==> flow/design.v <==
module div (
    input wire clk,
    input wire rst_n,
    input wire [32-1:0] dividend_i,     
    input wire [32-1:0] divisor_i,      
    input wire                       start_i,        
    input wire                       ctrl_ready_i,   
    input wire [                3:0] op_i,           
    output reg [32-1:0] result_o,   
    output reg busy_o,   
    output reg valid_o   
);
    typedef enum logic [3:0] {
        STATE_IDLE  = 4'b0001,
        STATE_START = 4'b0010,
        STATE_CALC  = 4'b0100,
        STATE_END   = 4'b1000
    } state_t;
    state_t state;
    reg [32-1:0] dividend_r;
    reg [32-1:0] divisor_r;
    reg [3:0] op_r;
    reg [31:0] count;
    reg [32-1:0] div_result;
    reg [32-1:0] div_remain;
    reg [32-1:0] minuend;
    reg invert_result;
    wire op_div = op_r[0];
    wire op_divu = op_r[1];
    wire op_rem = op_r[2];
    wire op_remu = op_r[3];
    wire [31:0] dividend_invert = (-dividend_r);
    wire [31:0] divisor_invert = (-divisor_r);
    wire minuend_ge_divisor = minuend >= divisor_r;
    wire [31:0] minuend_sub_res = minuend - divisor_r;
    wire [31:0] div_result_tmp = minuend_ge_divisor ? ({div_result[30:0], 1'b1}) : ({div_result[30:0], 1'b0});
    wire [31:0] minuend_tmp = minuend_ge_divisor ? minuend_sub_res[30:0] : minuend[30:0];
    wire [31:0] dividend_abs = dividend_r[31] ? -dividend_r : dividend_r;
    wire [31:0] divisor_abs = divisor_r[31] ? -divisor_r : divisor_r;
    always @(posedge clk) begin
        if (!rst_n) begin
            state         <= STATE_IDLE;
            result_o      <= 32'h0;
            div_result    <= 32'h0;
            div_remain    <= 32'h0;
            op_r          <= 4'h0;
            dividend_r    <= 32'h0;
            divisor_r     <= 32'h0;
            minuend       <= 32'h0;
            invert_result <= 1'b0;
            busy_o        <= 1'b0;
            valid_o       <= 1'b0;
            count         <= 32'h0;
        end else begin
            case (state)
                STATE_IDLE: begin
                    if (ctrl_ready_i) begin
                        valid_o <= 1'b0;
                        if (start_i == 1'b1) begin
                            op_r       <= op_i;
                            dividend_r <= dividend_i;
                            divisor_r  <= divisor_i;
                            state      <= STATE_START;
                            busy_o     <= 1'b1;
                        end else begin
                            op_r       <= 3'h0;
                            dividend_r <= 32'h0;
                            divisor_r  <= 32'h0;
                            result_o   <= 32'h0;
                            busy_o     <= 1'b0;
                        end
                    end
                end
                STATE_START: begin
                    valid_o <= 1'b0;
                    if (divisor_r == 32'h0) begin
                        if (op_div | op_divu) begin
                            result_o <= 32'hffffffff;
                        end else begin
                            result_o <= dividend_r;
                        end
                        state   <= STATE_IDLE;
                        busy_o  <= 1'b0;
                        valid_o <= 1'b1;
                    end else if (
                        (op_div | op_rem) ? (dividend_abs < divisor_abs) : (dividend_r < divisor_r)
                    ) begin
                        if (op_div) begin
                            result_o <= 32'b0;
                        end else if (op_rem) begin
                            result_o <= dividend_r;
                        end else if (op_divu) begin
                            result_o <= 32'b0;
                        end else if (op_remu) begin
                            result_o <= dividend_r;
                        end
                        state   <= STATE_IDLE;
                        busy_o  <= 1'b0;
                        valid_o <= 1'b1;
                    end else begin
                        busy_o     <= 1'b1;
                        count      <= 32'h40000000;
                        state      <= STATE_CALC;
                        div_result <= 32'h0;
                        div_remain <= 32'h0;
                        if (op_div | op_rem) begin
                            if (dividend_r[31] == 1'b1) begin
                                dividend_r <= dividend_invert;
                                minuend    <= dividend_invert[31];
                            end else begin
                                minuend <= dividend_r[31];
                            end
                            if (divisor_r[31] == 1'b1) begin
                                divisor_r <= divisor_invert;
                            end
                        end else begin
                            minuend <= dividend_r[31];
                        end
                        if ((op_div && (dividend_r[31] ^ divisor_r[31] == 1'b1))
                            || (op_rem && (dividend_r[31] == 1'b1))) begin
                            invert_result <= 1'b1;
                        end else begin
                            invert_result <= 1'b0;
                        end
                    end
                end
                STATE_CALC: begin
                    busy_o     <= 1'b1;
                    dividend_r <= {dividend_r[30:0], 1'b0};
                    div_result <= div_result_tmp;
                    count      <= {1'b0, count[31:1]};
                    if (|count) begin
                        minuend <= {minuend_tmp[30:0], dividend_r[30]};
                    end else begin
                        state <= STATE_END;
                        if (minuend_ge_divisor) begin
                            div_remain <= minuend_sub_res;
                        end else begin
                            div_remain <= minuend;
                        end
                    end
                end
                STATE_END: begin
                    state   <= STATE_IDLE;
                    busy_o  <= 1'b0;
                    valid_o <= 1'b1;
                    if (op_div | op_divu) begin
                        if (invert_result) begin
                            result_o <= (-div_result);
                        end else begin
                            result_o <= div_result;
                        end
                    end else begin
                        if (invert_result) begin
                            result_o <= (-div_remain);
                        end else begin
                            result_o <= div_remain;
                        end
                    end
                end
            endcase
        end
    end
endmodule
Step by step through the tools: div
What the tools print for div, step after step.
Lines are those of the file above, counted from 1.
Operators: Yosys type, input widths -> output width; for muxes data width and select width s.
{"block": "setup", "top_module": "div", "clock": "clk", "lib": "sky130hd", "pvt_corner": "tt_025C_1v80"}

Word-level counts
Counts by Yosys on the flattened word-level netlist (proc, flatten, opt, wreduce; memories kept). Register bits leave out memories and registers merged into their read ports (data or address). Print and check cells are left out. Cells with the same type and inputs are merged into one.
{"block": "bits", "regBits": 235, "inputBits": 72, "output_inout_bits": 34, "wordCells": 122}
{"block": "classes", "add_sub_neg": 5, "cmp": 3, "n_eq": 14, "muxes": 62, "logic": 5, "reduce_logical": 21}
{"block": "op_table", "op": "$mux 32", "n": 33}
{"block": "op_table", "op": "$pmux 32 s2", "n": 5}
{"block": "op_table", "op": "$pmux 32 s3", "n": 2}
{"block": "op_table", "op": "$neg 32->32", "n": 4}
{"block": "op_table", "op": "$lt 32x32->1", "n": 2}
{"block": "op_table", "op": "$sub 32x32->32", "n": 1}
{"block": "op_table", "op": "$ge 32x32->1", "n": 1}
{"block": "op_table", "op": "$logic_not 32->1", "n": 1}
{"block": "op_table", "op": "$reduce_or 32->1", "n": 1}
{"block": "op_table", "op": "$mux 31", "n": 1}
{"block": "op_table", "op": "$ne 2x2->1 const B", "n": 8}
{"block": "op_table", "op": "$pmux 4 s4", "n": 1}
{"block": "op_table", "op": "$mux 4", "n": 4}
{"block": "op_table", "op": "$reduce_and 5->1", "n": 3}
{"block": "op_table", "op": "$reduce_and 4->1", "n": 3}
{"block": "op_table", "op": "$mux 1", "n": 12}
{"block": "op_table", "op": "$reduce_and 2->1", "n": 3}
{"block": "op_table", "op": "$reduce_and 3->1", "n": 2}
{"block": "op_table", "op": "$reduce_bool 3->1", "n": 2}
{"block": "op_table", "op": "$ne 6x6->1 const B", "n": 1}
{"block": "op_table", "op": "$mux 3", "n": 2}
{"block": "op_table", "op": "$reduce_bool 2->1", "n": 2}
{"block": "op_table", "op": "$eq 4x1->1 const B", "n": 1}
{"block": "op_table", "op": "$eq 4x2->1 const B", "n": 1}
{"block": "op_table", "op": "$eq 4x3->1 const B", "n": 1}
{"block": "op_table", "op": "$eq 4x4->1 const B", "n": 1}
{"block": "op_table", "op": "$reduce_bool 4->1", "n": 1}
{"block": "op_table", "op": "$pmux 1 s4", "n": 1}
Not listed: further kinds 7, cells in them 10.

Longest topological paths
Depth = most cells in a row (Yosys ltp): at word level without a register or memory, in the mapped netlist without a sequential cell, where the memories' decode and read muxes count.
{"block": "logic_depth", "ltp_word": 7, "abc_area": 0, "mapped_depth": 22, "mapped_depth_nobuf": 18}

Synthesis result
Yosys stat after the flow's synthesis: flattened, memories mapped to cells. It holds for the ABC_AREA given above (unset counts as 0); a run with the other value may have another netlist.
{"block": "by_type", "type": "sky130_fd_sc_hd__dfxtp_1", "n": 234, "type_area_um2": 4.68E+03}
{"block": "by_type", "type": "sky130_fd_sc_hd__ha_1", "n": 98, "type_area_um2": 1.23E+03}
{"block": "by_type", "type": "sky130_fd_sc_hd__o21ai_0", "n": 166, "type_area_um2": 830.797}
{"block": "by_type", "type": "sky130_fd_sc_hd__xnor2_1", "n": 92, "type_area_um2": 805.773}
{"block": "by_type", "type": "sky130_fd_sc_hd__nand2_1", "n": 200, "type_area_um2": 750.72}
{"block": "by_type", "type": "sky130_fd_sc_hd__a22o_1", "n": 78, "type_area_um2": 683.155}
{"block": "by_type", "type": "sky130_fd_sc_hd__a211oi_1", "n": 79, "type_area_um2": 593.069}
{"block": "by_type", "type": "sky130_fd_sc_hd__a21oi_1", "n": 117, "type_area_um2": 585.562}
{"block": "by_type", "type": "sky130_fd_sc_hd__nor2_1", "n": 143, "type_area_um2": 536.765}
{"block": "by_type", "type": "sky130_fd_sc_hd__clkbuf_1", "n": 93, "type_area_um2": 349.085}
{"block": "by_type", "type": "sky130_fd_sc_hd__nor3_1", "n": 61, "type_area_um2": 305.293}
{"block": "by_type", "type": "sky130_fd_sc_hd__xor2_1", "n": 33, "type_area_um2": 289.027}
{"block": "by_type", "type": "sky130_fd_sc_hd__inv_1", "n": 60, "type_area_um2": 225.216}
{"block": "by_type", "type": "sky130_fd_sc_hd__o31ai_1", "n": 28, "type_area_um2": 210.202}
{"block": "by_type", "type": "sky130_fd_sc_hd__nand3_1", "n": 38, "type_area_um2": 190.182}
{"block": "by_type", "type": "sky130_fd_sc_hd__a31oi_1", "n": 28, "type_area_um2": 175.168}
{"block": "by_type", "type": "sky130_fd_sc_hd__a222oi_1", "n": 16, "type_area_um2": 160.154}
{"block": "by_type", "type": "sky130_fd_sc_hd__or3_1", "n": 25, "type_area_um2": 156.4}
Not listed: further types 68, cells in them 378.
{"block": "mapped", "mapped_cells": 1967, "mapped_area_um2": 15748.9, "seqArea_um2": 4684.5, "flip_flops": 234, "buf_cells": 137}

Path before layout
OpenSTA on the mapped netlist: ideal clock, no wires. The path of least setup slack (recovery checks aside). Input and output delay are each 20% of the period. Register names are those of the netlist, which keeps one name where synthesis merged equal registers.
{"block": "synth_path", "path_kind": "reg-to-reg", "startpoint": "register dividend_r[7]", "endpoint": "register dividend_r[21]", "clock_period_ns": 8.0, "setup_ns": 0.132, "launch_ns": 0.000, "arrival_ns": 5.197, "required_time_ns": 7.868, "slack_ns": 2.671, "path_delay_ns": 5.329, "path_stages": 21, "path_buffers": 3, "period_less_setup_slack_ns": 5.329}
"path_delay_ns" is the arrival time less input delay plus setup time.
"path_stages" counts driving pins, that of a launching flip-flop among them; a cell with two outputs on the path counts twice.
"period_less_setup_slack_ns" is the clock period less the worst setup slack; recovery checks do not enter. This is arithmetic on one report: input and output delays are still those of the set period (20% each).
The rows between start and end are the longest chain of elaborated cells between them; the timing report does not say that the signal goes this way. Where chains are equally long, one stands for them.
A line is the first line of the expression or statement that the cell stems from. Yosys adds cells for indexed reads and writes and turns some case tables into memories.
A register here has more assigning lines than the two given.
{"block": "synth_via", "path_cell_list": "sky130_fd_sc_hd__dfxtp_1 sky130_fd_sc_hd__or4_1 sky130_fd_sc_hd__nor3_1 sky130_fd_sc_hd__nand3_1 sky130_fd_sc_hd__or3_1 sky130_fd_sc_hd__nand2b_1 sky130_fd_sc_hd__o41ai_1 sky130_fd_sc_hd__xnor2_1 sky130_fd_sc_hd__ha_1 sky130_fd_sc_hd__nand4_1 sky130_fd_sc_hd__or4_1 sky130_fd_sc_hd__or4b_1 sky130_fd_sc_hd__a31oi_2 sky130_fd_sc_hd__nor3_1 sky130_fd_sc_hd__or2_0 sky130_fd_sc_hd__buf_2 sky130_fd_sc_hd__o21a_1 sky130_fd_sc_hd__buf_2 sky130_fd_sc_hd__buf_2 sky130_fd_sc_hd__a21oi_1 sky130_fd_sc_hd__o32ai_1", "elab_chain_cells": 7, "cone_cells": 11, "classes_between": "add/sub: 1; compare: 2; eq/ne: 1; mux: 6; reduce/logical: 1"}
{"block": "synth_lines", "element": "from (decl)", "line": 20, "text": "reg [32-1:0] dividend_r;"}
{"block": "synth_lines", "element": "from (assign)", "line": 61, "text": "dividend_r <= dividend_i;"}
{"block": "synth_lines", "element": "from (assign)", "line": 108, "text": "dividend_r <= dividend_invert;"}
{"block": "synth_lines", "element": "$neg 32->32", "line": 38, "text": "wire [31:0] dividend_abs = dividend_r[31] ? -dividend_r : dividend_r;"}
{"block": "synth_lines", "element": "$mux 32", "line": 38}
{"block": "synth_lines", "element": "$lt 32x32->1", "line": 86, "text": "(op_div | op_rem) ? (dividend_abs < divisor_abs) : (dividend_r < divisor_r)"}
{"block": "synth_lines", "element": "$mux 1", "line": 86}
{"block": "synth_lines", "element": "$mux 32", "line": 85, "text": "end else if ("}
{"block": "synth_lines", "element": "$mux 32", "line": 76, "text": "if (divisor_r == 32'h0) begin"}
{"block": "synth_lines", "element": "$pmux 32 s3", "line": 55, "text": "case (state)"}
{"block": "synth_lines", "element": "to (assign)", "line": 61}
{"block": "synth_lines", "element": "to (assign)", "line": 108}
{"block": "synth_lines", "element": "to (decl)", "line": 20}

Worst path after layout
Path of least setup slack in the final report of run A (OpenROAD, finished layout, wires in). Where an end is a register, its clock arrival counts in the times.
{"block": "layout_path", "path_kind": "reg-to-reg", "startpoint": "register dividend_r[7]", "endpoint": "register div_remain[31]", "clock_period_ns": 6.68, "setup_ns": 0.12, "launch_ns": 0.59, "arrival_ns": 6.63, "required_time_ns": 7.13, "slack_ns": 0.50, "path_stages": 16, "path_buffers": 0}
The rows between start and end are the longest chain of elaborated cells between them; the timing report does not say that the signal goes this way. Where chains are equally long, one stands for them.
A register here has more assigning lines than the two given.
{"block": "layout_via", "path_cell_list": "sky130_fd_sc_hd__dfxtp_1 sky130_fd_sc_hd__or4_1 sky130_fd_sc_hd__nor3_1 sky130_fd_sc_hd__nand3_1 sky130_fd_sc_hd__o41ai_1 sky130_fd_sc_hd__xnor2_1 sky130_fd_sc_hd__ha_1 sky130_fd_sc_hd__nand4_2 sky130_fd_sc_hd__or4_1 sky130_fd_sc_hd__or4b_1 sky130_fd_sc_hd__a31oi_2 sky130_fd_sc_hd__o32ai_2 sky130_fd_sc_hd__or3_1 sky130_fd_sc_hd__and2_1 sky130_fd_sc_hd__a2bb2oi_1 sky130_fd_sc_hd__o31ai_1", "elab_chain_cells": 7, "cone_cells": 10, "classes_between": "add/sub: 1; compare: 2; eq/ne: 1; mux: 5; reduce/logical: 1"}
{"block": "layout_lines", "element": "from (decl)", "line": 20, "text": "reg [32-1:0] dividend_r;"}
{"block": "layout_lines", "element": "from (assign)", "line": 61, "text": "dividend_r <= dividend_i;"}
{"block": "layout_lines", "element": "from (assign)", "line": 108, "text": "dividend_r <= dividend_invert;"}
{"block": "layout_lines", "element": "$neg 32->32", "line": 38, "text": "wire [31:0] dividend_abs = dividend_r[31] ? -dividend_r : dividend_r;"}
{"block": "layout_lines", "element": "$mux 32", "line": 38}
{"block": "layout_lines", "element": "$lt 32x32->1", "line": 86, "text": "(op_div | op_rem) ? (dividend_abs < divisor_abs) : (dividend_r < divisor_r)"}
{"block": "layout_lines", "element": "$mux 1", "line": 86}
{"block": "layout_lines", "element": "$mux 32", "line": 85, "text": "end else if ("}
{"block": "layout_lines", "element": "$mux 32", "line": 76, "text": "if (divisor_r == 32'h0) begin"}
{"block": "layout_lines", "element": "$pmux 32 s2", "line": 55, "text": "case (state)"}
{"block": "layout_lines", "element": "to (assign)", "line": 137, "text": "div_remain <= minuend_sub_res;"}
{"block": "layout_lines", "element": "to (assign)", "line": 139, "text": "div_remain <= minuend;"}
{"block": "layout_lines", "element": "to (decl)", "line": 25, "text": "reg [32-1:0] div_remain;"}

Subject: div on sky130hd, stored results

Hello all,

4 stored runs of div in the flow (synthesis by Yosys, layout by OpenROAD, sky130hd cells), in arbitrary order. Constraints: input delay and output delay 20% of the set period each, output load 0.01 pF.
By "clock_period_reached_ns" is meant the clock period of the run minus its worst setup slack. This is arithmetic on one report: input and output delays are still those of the set period (20% each).
"worst_path_ns": the worst setup path's part of the clock period (all of it between registers, 20% less for each end at a port) less its slack. A launch clock that arrives late makes it longer, a capture clock that arrives late makes it shorter.
"fin_power_mw" rests on the timing tool's default activity at the inputs, not on a simulated workload.

{"run": "run A", "settings": { "CORE_UTILIZATION": 40, "PLACE_DENSITY": 0.65, "SETUP_SLACK_MARGIN": -0.01, "period_ns": 6.68, "CAP_MARGIN": 20, "CORE_MARGIN": 2, "SLEW_MARGIN": 20 }, "results": { "worst_path_ns": 6.18, "critical_path_kind": "reg-to-reg", "design.die.area_um2": 40975.9, "final_setup_ws_ns": 0.497, "total_negative_slack_ns": 0.000, "final_stdcell_area_um2": 18152.4, "worst_hold_slack_ns": 0.476, "fin_power_mw": 4.293, "clock_period_reached_ns": 6.183, "synthesis_area_um2": 15748.9 }}
{"run": "run B", "settings": { "CAP_MARGIN": 40, "CELL_PAD_IN_SITES_DETAIL_PLACEMENT": 1, "CELL_PAD_IN_SITES_GLOBAL_PLACEMENT": 0, "CORE_ASPECT_RATIO": 1.15, "CORE_UTILIZATION": 68, "CTS_CLUSTER_DIAMETER": 253, "CTS_CLUSTER_SIZE": 56, "GPL_TIMING_DRIVEN": 0, "MAX_ROUTING_LAYER": "met4", "MIN_ROUTING_LAYER": "met2", "PLACE_DENSITY_LB_ADDON": 0.14, "SETUP_SLACK_MARGIN": 0.89, "SLEW_MARGIN": 0, "period_ns": 8.71, "CORE_MARGIN": 2 }, "outcome": "did not finish, placement stopped with DPL-0033"}
{"run": "run C", "settings": { "CELL_PAD_IN_SITES_DETAIL_PLACEMENT": 0, "CELL_PAD_IN_SITES_GLOBAL_PLACEMENT": 0, "CORE_ASPECT_RATIO": 1.15, "CORE_UTILIZATION": 44, "CTS_CLUSTER_SIZE": 51, "GPL_TIMING_DRIVEN": 1, "MAX_ROUTING_LAYER": "met4", "MIN_ROUTING_LAYER": "met2", "PLACE_DENSITY": 0.5, "SETUP_SLACK_MARGIN": 0.89, "SLEW_MARGIN": 30, "period_ns": 8.71, "CAP_MARGIN": 20, "CORE_MARGIN": 2 }, "results": { "worst_path_ns": 6.93, "critical_path_kind": "reg-to-reg", "design.die.area_um2": 37326.2, "final_setup_ws_ns": 1.778, "total_negative_slack_ns": 0.000, "final_stdcell_area_um2": 17925.9, "worst_hold_slack_ns": 0.467, "fin_power_mw": 3.173, "clock_period_reached_ns": 6.932, "synthesis_area_um2": 15748.9 }}
{"run": "run D", "settings": { "ABC_AREA": 1, "CELL_PAD_IN_SITES_DETAIL_PLACEMENT": 1, "CELL_PAD_IN_SITES_GLOBAL_PLACEMENT": 1, "CORE_MARGIN": 7, "CTS_CLUSTER_DIAMETER": 152, "CTS_CLUSTER_SIZE": 11, "MAX_ROUTING_LAYER": "met5", "SETUP_SLACK_MARGIN": 0.8, "SLEW_MARGIN": 30, "TNS_END_PERCENT": 75, "period_ns": 8.0, "CAP_MARGIN": 20, "CORE_UTILIZATION": 40 }, "results": { "worst_path_ns": 5.04, "critical_path_kind": "reg-to-reg", "design.die.area_um2": 54403.2, "final_setup_ws_ns": 2.956, "total_negative_slack_ns": 0.000, "final_stdcell_area_um2": 21086.5, "worst_hold_slack_ns": 0.478, "fin_power_mw": 4.759, "clock_period_reached_ns": 5.044, "synthesis_area_um2": 19227.2 }}

Thanks
